==> flow/design.v <==
module fft_4pt #(
    parameter DATA_WIDTH = 16
) (
    input clk,
    input rst_n,
    input data_valid_in,
    input  signed [DATA_WIDTH-1:0] x0_r,
    input  signed [DATA_WIDTH-1:0] x0_i,
    input  signed [DATA_WIDTH-1:0] x1_r,
    input  signed [DATA_WIDTH-1:0] x1_i,
    input  signed [DATA_WIDTH-1:0] x2_r,
    input  signed [DATA_WIDTH-1:0] x2_i,
    input  signed [DATA_WIDTH-1:0] x3_r,
    input  signed [DATA_WIDTH-1:0] x3_i,
    output data_valid_out,
    output signed [DATA_WIDTH+1:0] X0_r,
    output signed [DATA_WIDTH+1:0] X0_i,
    output signed [DATA_WIDTH+1:0] X1_r,
    output signed [DATA_WIDTH+1:0] X1_i,
    output signed [DATA_WIDTH+1:0] X2_r,
    output signed [DATA_WIDTH+1:0] X2_i,
    output signed [DATA_WIDTH+1:0] X3_r,
    output signed [DATA_WIDTH+1:0] X3_i
);
    localparam S1_WIDTH = DATA_WIDTH + 1;
    localparam S2_WIDTH = DATA_WIDTH + 2;
    reg signed [DATA_WIDTH-1:0] x0_r_reg, x0_i_reg;
    reg signed [DATA_WIDTH-1:0] x2_r_reg, x2_i_reg;
    reg signed [DATA_WIDTH-1:0] x1_r_reg, x1_i_reg;
    reg signed [DATA_WIDTH-1:0] x3_r_reg, x3_i_reg;
    reg valid_s0;
    always @(posedge clk or negedge rst_n) begin
        if (!rst_n) begin
            x0_r_reg <= 0; x0_i_reg <= 0;
            x2_r_reg <= 0; x2_i_reg <= 0;
            x1_r_reg <= 0; x1_i_reg <= 0;
            x3_r_reg <= 0; x3_i_reg <= 0;
            valid_s0 <= 1'b0;
        end else begin
            x0_r_reg <= x0_r; x0_i_reg <= x0_i;
            x2_r_reg <= x2_r; x2_i_reg <= x2_i;
            x1_r_reg <= x1_r; x1_i_reg <= x1_i;
            x3_r_reg <= x3_r; x3_i_reg <= x3_i;
            valid_s0 <= data_valid_in;
        end
    end
    wire signed [S1_WIDTH-1:0] A_r, A_i, B_r, B_i;
    wire signed [S1_WIDTH-1:0] C_r, C_i, D_r, D_i;
    assign A_r = x0_r_reg + x2_r_reg;
    assign A_i = x0_i_reg + x2_i_reg;
    assign B_r = x0_r_reg - x2_r_reg;
    assign B_i = x0_i_reg - x2_i_reg;
    assign C_r = x1_r_reg + x3_r_reg;
    assign C_i = x1_i_reg + x3_i_reg;
    assign D_r = x1_r_reg - x3_r_reg;
    assign D_i = x1_i_reg - x3_i_reg;
    reg signed [S1_WIDTH-1:0] A_r_reg, A_i_reg, B_r_reg, B_i_reg;
    reg signed [S1_WIDTH-1:0] C_r_reg, C_i_reg, D_r_reg, D_i_reg;
    reg valid_s1;
    always @(posedge clk or negedge rst_n) begin
        if (!rst_n) begin
            A_r_reg <= 0; A_i_reg <= 0;
            B_r_reg <= 0; B_i_reg <= 0;
            C_r_reg <= 0; C_i_reg <= 0;
            D_r_reg <= 0; D_i_reg <= 0;
            valid_s1 <= 1'b0;
        end else begin
            A_r_reg <= A_r; A_i_reg <= A_i;
            B_r_reg <= B_r; B_i_reg <= B_i;
            C_r_reg <= C_r; C_i_reg <= C_i;
            D_r_reg <= D_r; D_i_reg <= D_i;
            valid_s1 <= valid_s0;
        end
    end
    wire signed [S2_WIDTH-1:0] X0_r_w, X0_i_w;
    wire signed [S2_WIDTH-1:0] X1_r_w, X1_i_w;
    wire signed [S2_WIDTH-1:0] X2_r_w, X2_i_w;
    wire signed [S2_WIDTH-1:0] X3_r_w, X3_i_w;
    assign X0_r_w = A_r_reg + C_r_reg;
    assign X0_i_w = A_i_reg + C_i_reg;
    assign X1_r_w = B_r_reg + D_i_reg;
    assign X1_i_w = B_i_reg - D_r_reg;
    assign X2_r_w = A_r_reg - C_r_reg;
    assign X2_i_w = A_i_reg - C_i_reg;
    assign X3_r_w = B_r_reg - D_i_reg;
    assign X3_i_w = B_i_reg + D_r_reg;
    reg signed [S2_WIDTH-1:0] X0_r_reg, X0_i_reg;
    reg signed [S2_WIDTH-1:0] X1_r_reg, X1_i_reg;
    reg signed [S2_WIDTH-1:0] X2_r_reg, X2_i_reg;
    reg signed [S2_WIDTH-1:0] X3_r_reg, X3_i_reg;
    reg valid_s2;
    always @(posedge clk or negedge rst_n) begin
        if (!rst_n) begin
            X0_r_reg <= 0; X0_i_reg <= 0;
            X1_r_reg <= 0; X1_i_reg <= 0;
            X2_r_reg <= 0; X2_i_reg <= 0;
            X3_r_reg <= 0; X3_i_reg <= 0;
            valid_s2 <= 1'b0;
        end else begin
            X0_r_reg <= X0_r_w; X0_i_reg <= X0_i_w;
            X1_r_reg <= X1_r_w; X1_i_reg <= X1_i_w;
            X2_r_reg <= X2_r_w; X2_i_reg <= X2_i_w;
            X3_r_reg <= X3_r_w; X3_i_reg <= X3_i_w;
            valid_s2 <= valid_s1;
        end
    end
    assign X0_r = X0_r_reg;
    assign X0_i = X0_i_reg;
    assign X1_r = X1_r_reg;
    assign X1_i = X1_i_reg;
    assign X2_r = X2_r_reg;
    assign X2_i = X2_i_reg;
    assign X3_r = X3_r_reg;
    assign X3_i = X3_i_reg;
    assign data_valid_out = valid_s2;
endmodule
======== From RTL to reports: fft_4pt ========
What the tools print for fft_4pt, step after step.
Lines are those of the file above, counted from 1.
Operators carry their Yosys type and port widths (W data, S select, Z words).
A cell with -- has no value.
inputs
  top ..................................... fft_4pt
  clock port .............................. clk
  standard-cell library ................... sky130hd
  library corner .......................... tt_025C_1v80

======== After elaboration ========
Source: Yosys, flattened and elaborated, memories not mapped. Widths are those after wreduce; folded enables and synchronous resets count as part of the registers. Registers that Yosys merges into a memory's read port (data or address) are not register bits. Print and check cells do not count. Equal cells are merged and count once.
bit counts
  register bits after elaboration ......... 411
  bits in latches ......................... 0
  bits in writable memories ............... 0
  memory bits (read-only) ................. 0
  clocked read ports x word width ......... 0
  memories kept ........................... 0
  output and inout port bits .............. 145
  word-level cells ........................ 43
operators by class
  add/sub/neg operators ................... 16
  multiply operators ...................... 0
  div/mod/pow operators ................... 0
  $lt $le $gt $ge ......................... 0
  equal/unequal tests ..................... 0
  shift-type cells ........................ 0
  muxes and demuxes ....................... 0
  bitwise logic cells ..................... 0
  reductions and logical operators ........ 0
operators by type and width
  cell              number
  $add A17 B17 Y18  4
  $sub A17 B17 Y18  4
  $add A16 B16 Y17  4
  $sub A16 B16 Y17  4

======== Logic depth ========
Yosys ltp: most cells in a row. Word level: on the elaborated netlist, between registers, memories and ports. Mapped: between sequential cells and ports; inverters and the memories' decode and read muxes count.
depth
  depth in word-level cells ............... 1
  ABC_AREA ................................ 1
  mapped depth ............................ 14

======== After synthesis ========
The flow's flattened synthesis, as Yosys stat reports it; memories are mapped. The netlist is that of the ABC_AREA named above (0 if unset); the other value can give another one.
cells by type
  cell type                  number  area in all (µm²)
  sky130_fd_sc_hd__dfrtp_1   403     1.01E+04
  sky130_fd_sc_hd__ha_1      264     3.3E+03
  sky130_fd_sc_hd__nand2_1   865     3.25E+03
  sky130_fd_sc_hd__inv_1     417     1.57E+03
  sky130_fd_sc_hd__nand3_1   253     1.27E+03
  sky130_fd_sc_hd__nor2_1    286     1073.53
  sky130_fd_sc_hd__xor2_1    108     945.907
  sky130_fd_sc_hd__a21oi_1   185     925.888
  sky130_fd_sc_hd__fa_1      16      320.307
  sky130_fd_sc_hd__buf_2     63      315.302
  sky130_fd_sc_hd__o21ai_0   63      315.302
  sky130_fd_sc_hd__xnor2_1   32      280.269
  sky130_fd_sc_hd__o21bai_1  34      255.245
  sky130_fd_sc_hd__inv_2     65      243.984
  sky130_fd_sc_hd__nor2_2    33      206.448
  sky130_fd_sc_hd__buf_4     27      202.694
  sky130_fd_sc_hd__o21ai_1   38      190.182
  sky130_fd_sc_hd__a21oi_2   15      131.376
Other cell types: 15; their cells: 109.
mapped netlist
  mapped cells ............................ 3276
  synthesis area .......................... 25605.8 µm²
  area of sequential cells ................ 10084.7 µm²
  flip-flops .............................. 403

======== Timing after synthesis ========
Source: OpenSTA report_checks on the synthesized netlist (no wires, ideal clock, input and output delay 20% of the period each), path of least setup slack; recovery checks are left aside. Register names are those of the netlist, which keeps one name where synthesis merged equal registers.
timing post-synthesis
  kind .................................... reg2reg
  start point ............................. register B_i_reg[0]
  end point ............................... register X1_i_reg[16]
  period .................................. 3.0 ns
  arrival ................................. 1.611 ns
  required time ........................... 2.883 ns
  path slack .............................. 1.273 ns
  delay of the path ....................... 1.728 ns
  driving pins on the path ................ 13
  path buffers ............................ 0
  period reached after synthesis .......... 1.727 ns
"delay of the path" is the arrival time less input delay plus setup time.
"driving pins on the path" counts driving pins, that of a launching flip-flop among them; a cell with two outputs on the path counts twice.
"period reached after synthesis" is the clock period less the worst setup slack; recovery checks do not enter. This is arithmetic on one report: input and output delays are still those of the set period (20% each).
The rows between start and end are the longest chain of elaborated cells between them; the timing report does not say that the signal goes this way. Where chains are equally long, one stands for them.
Each line given opens the expression or statement behind the cell; cells for indexed reads and writes are added by Yosys, which also makes memories of some case tables.
on the way, post-synthesis
  cells stage by stage .................... sky130_fd_sc_hd__dfrtp_1 > sky130_fd_sc_hd__inv_1 > sky130_fd_sc_hd__ha_1 > sky130_fd_sc_hd__inv_1 > sky130_fd_sc_hd__fa_1 > sky130_fd_sc_hd__nand2_1 > sky130_fd_sc_hd__nand3_1 > sky130_fd_sc_hd__nand3_1 > sky130_fd_sc_hd__nand2_1 > sky130_fd_sc_hd__nand3_1 > sky130_fd_sc_hd__nand2_1 > sky130_fd_sc_hd__nand2_1 > sky130_fd_sc_hd__nand2_1
  cells in the longest elaborated chain ... 1
  elaborated cells between the ends (all ways) .. 1
  source lines of those cells ............. 1
  those cells by class .................... 1 x add/sub
RTL lines, path post-synthesis
  element           line  source
  from (decl)       57    reg signed [S1_WIDTH-1:0] A_r_reg, A_i_reg, B_r_reg, B_i_reg;
  from (assign)     63    B_r_reg <= 0; B_i_reg <= 0;
  from (assign)     69    B_r_reg <= B_r; B_i_reg <= B_i;
  $sub A17 B17 Y18  82    assign X1_i_w = B_i_reg - D_r_reg;
  to (assign)       95    X1_r_reg <= 0; X1_i_reg <= 0;
  to (assign)       101   X1_r_reg <= X1_r_w; X1_i_reg <= X1_i_w;
  to (decl)         88    reg signed [S2_WIDTH-1:0] X1_r_reg, X1_i_reg;

======== Timing after layout ========
Path of least setup slack in the final report of stored run 1 (OpenROAD, finished layout, wires in). Where an end is a register, its clock arrival counts in the times.
timing post-layout
  kind .................................... reg2out
  start point ............................. register X1_i_reg[6]
  end point ............................... output port X1_i[6]
  period .................................. 4.86 ns
  output delay ............................ 0.97 ns
  arrival ................................. 1.56 ns
  required time ........................... 3.89 ns
  path slack .............................. 2.33 ns
  driving pins on the path ................ 2
  path buffers ............................ 1
on the way, post-layout
  cells stage by stage .................... sky130_fd_sc_hd__dfrtp_1 > sky130_fd_sc_hd__clkdlybuf4s50_1
  cells in the longest elaborated chain ... 0
  elaborated cells between the ends (all ways) .. 0
  source lines of those cells ............. 0
RTL lines, path post-layout
  element        line  source
  from (decl)    88    reg signed [S2_WIDTH-1:0] X1_r_reg, X1_i_reg;
  from (assign)  95    X1_r_reg <= 0; X1_i_reg <= 0;
  from (assign)  101   X1_r_reg <= X1_r_w; X1_i_reg <= X1_i_w;
  to (decl)      19    output signed [DATA_WIDTH+1:0] X1_i,

2 stored runs of fft_4pt in the flow (synthesis by Yosys, layout by OpenROAD, sky130hd cells), in arbitrary order. Constraints: input delay and output delay 20% of the set period each, output load 0.01 pF.
"achieved clock period (ns)" means the clock period less the worst setup slack. The figure is calculated, with input and output delays left at 20% of the set period.
"worst setup path time (ns)" means the part of the period allowed to the worst setup path (the constraints hold back 20% at inputs and 20% at outputs) less its slack; where the path has registers, the arrival times of their clocks count too.
"finish__power__total": no workload was simulated; the value follows from the tool's default switching activity.

Flow files of stored run 1
==> flow/run.sh <==
#!/bin/bash
# the make line also repeats the synthesis and layout settings of config.mk as NAME=value (left out here)
make -C /OpenROAD-flow-scripts/flow DESIGN_CONFIG=/design/flow/config.mk WORK_HOME=/design/flow/orfs CLKGATE_MAP_FILE= finish
==> flow/config.mk <==
export PLATFORM = sky130hd
export DESIGN_NAME = fft_4pt
export DESIGN_NICKNAME = fft_4pt
export VERILOG_FILES = /design/flow/design.v
export SDC_FILE = /design/flow/constraint.sdc
export NUM_CORES = 4
export LEC_CHECK = 0
export ABC_AREA = 1
export CAP_MARGIN = 20
export CELL_PAD_IN_SITES_DETAIL_PLACEMENT = 0
export CORE_MARGIN = 2
export CORE_UTILIZATION = 34
export GPL_TIMING_DRIVEN = 1
export MAX_ROUTING_LAYER = met4
export MIN_ROUTING_LAYER = met1
export PLACE_DENSITY = 0.43
export SLEW_MARGIN = 20
==> flow/constraint.sdc <==
create_clock -name core_clock -period 4.86 [get_ports {clk}]
set_input_delay 0.9720 -clock core_clock [delete_from_list [all_inputs] [get_ports {clk}]]
set_output_delay 0.9720 -clock core_clock [all_outputs]
set_load 0.01 [all_outputs]

report of stored run 1
yosys chip area after synthesis (um^2): 25605.8
finish__design__die__area: 77523.3
finish__design__instance__area__stdcell: 30767.0
finish__design__instance__utilization: 0.4133
finish__timing__setup__ws: 2.329
finish__timing__setup__tns: 0.000
finish__timing__hold__ws: 0.340
finish__power__total: 1.511e-02
achieved clock period (ns): 2.531
worst setup path time (ns): 1.56
worst setup path kind: reg2out

Flow files of stored run 2
==> flow/run.sh <==
#!/bin/bash
# the make line also repeats the synthesis and layout settings of config.mk as NAME=value (left out here)
make -C /OpenROAD-flow-scripts/flow DESIGN_CONFIG=/design/flow/config.mk WORK_HOME=/design/flow/orfs CLKGATE_MAP_FILE= finish
==> flow/config.mk <==
export PLATFORM = sky130hd
export DESIGN_NAME = fft_4pt
export DESIGN_NICKNAME = fft_4pt
export VERILOG_FILES = /design/flow/design.v
export SDC_FILE = /design/flow/constraint.sdc
export NUM_CORES = 4
export LEC_CHECK = 0
export CAP_MARGIN = 10
export CELL_PAD_IN_SITES_DETAIL_PLACEMENT = 2
export CORE_MARGIN = 7
export CORE_UTILIZATION = 32
export GPL_TIMING_DRIVEN = 1
export HOLD_SLACK_MARGIN = 0.02
export PLACE_DENSITY_LB_ADDON = 0.06
export SETUP_SLACK_MARGIN = 0.46
export SLEW_MARGIN = 20
==> flow/constraint.sdc <==
create_clock -name core_clock -period 2.41 [get_ports {clk}]
set_input_delay 0.4820 -clock core_clock [delete_from_list [all_inputs] [get_ports {clk}]]
set_output_delay 0.4820 -clock core_clock [all_outputs]
set_load 0.01 [all_outputs]

report of stored run 2
yosys chip area after synthesis (um^2): 23502.5
finish__design__die__area: 81230.7
finish__design__instance__area__stdcell: 35838.1
finish__design__instance__utilization: 0.4920
finish__timing__setup__ws: -0.158
finish__timing__setup__tns: -1.335
finish__timing__hold__ws: 0.315
finish__power__total: 3.663e-02
achieved clock period (ns): 2.568
worst setup path time (ns): 2.57
worst setup path kind: reg2reg
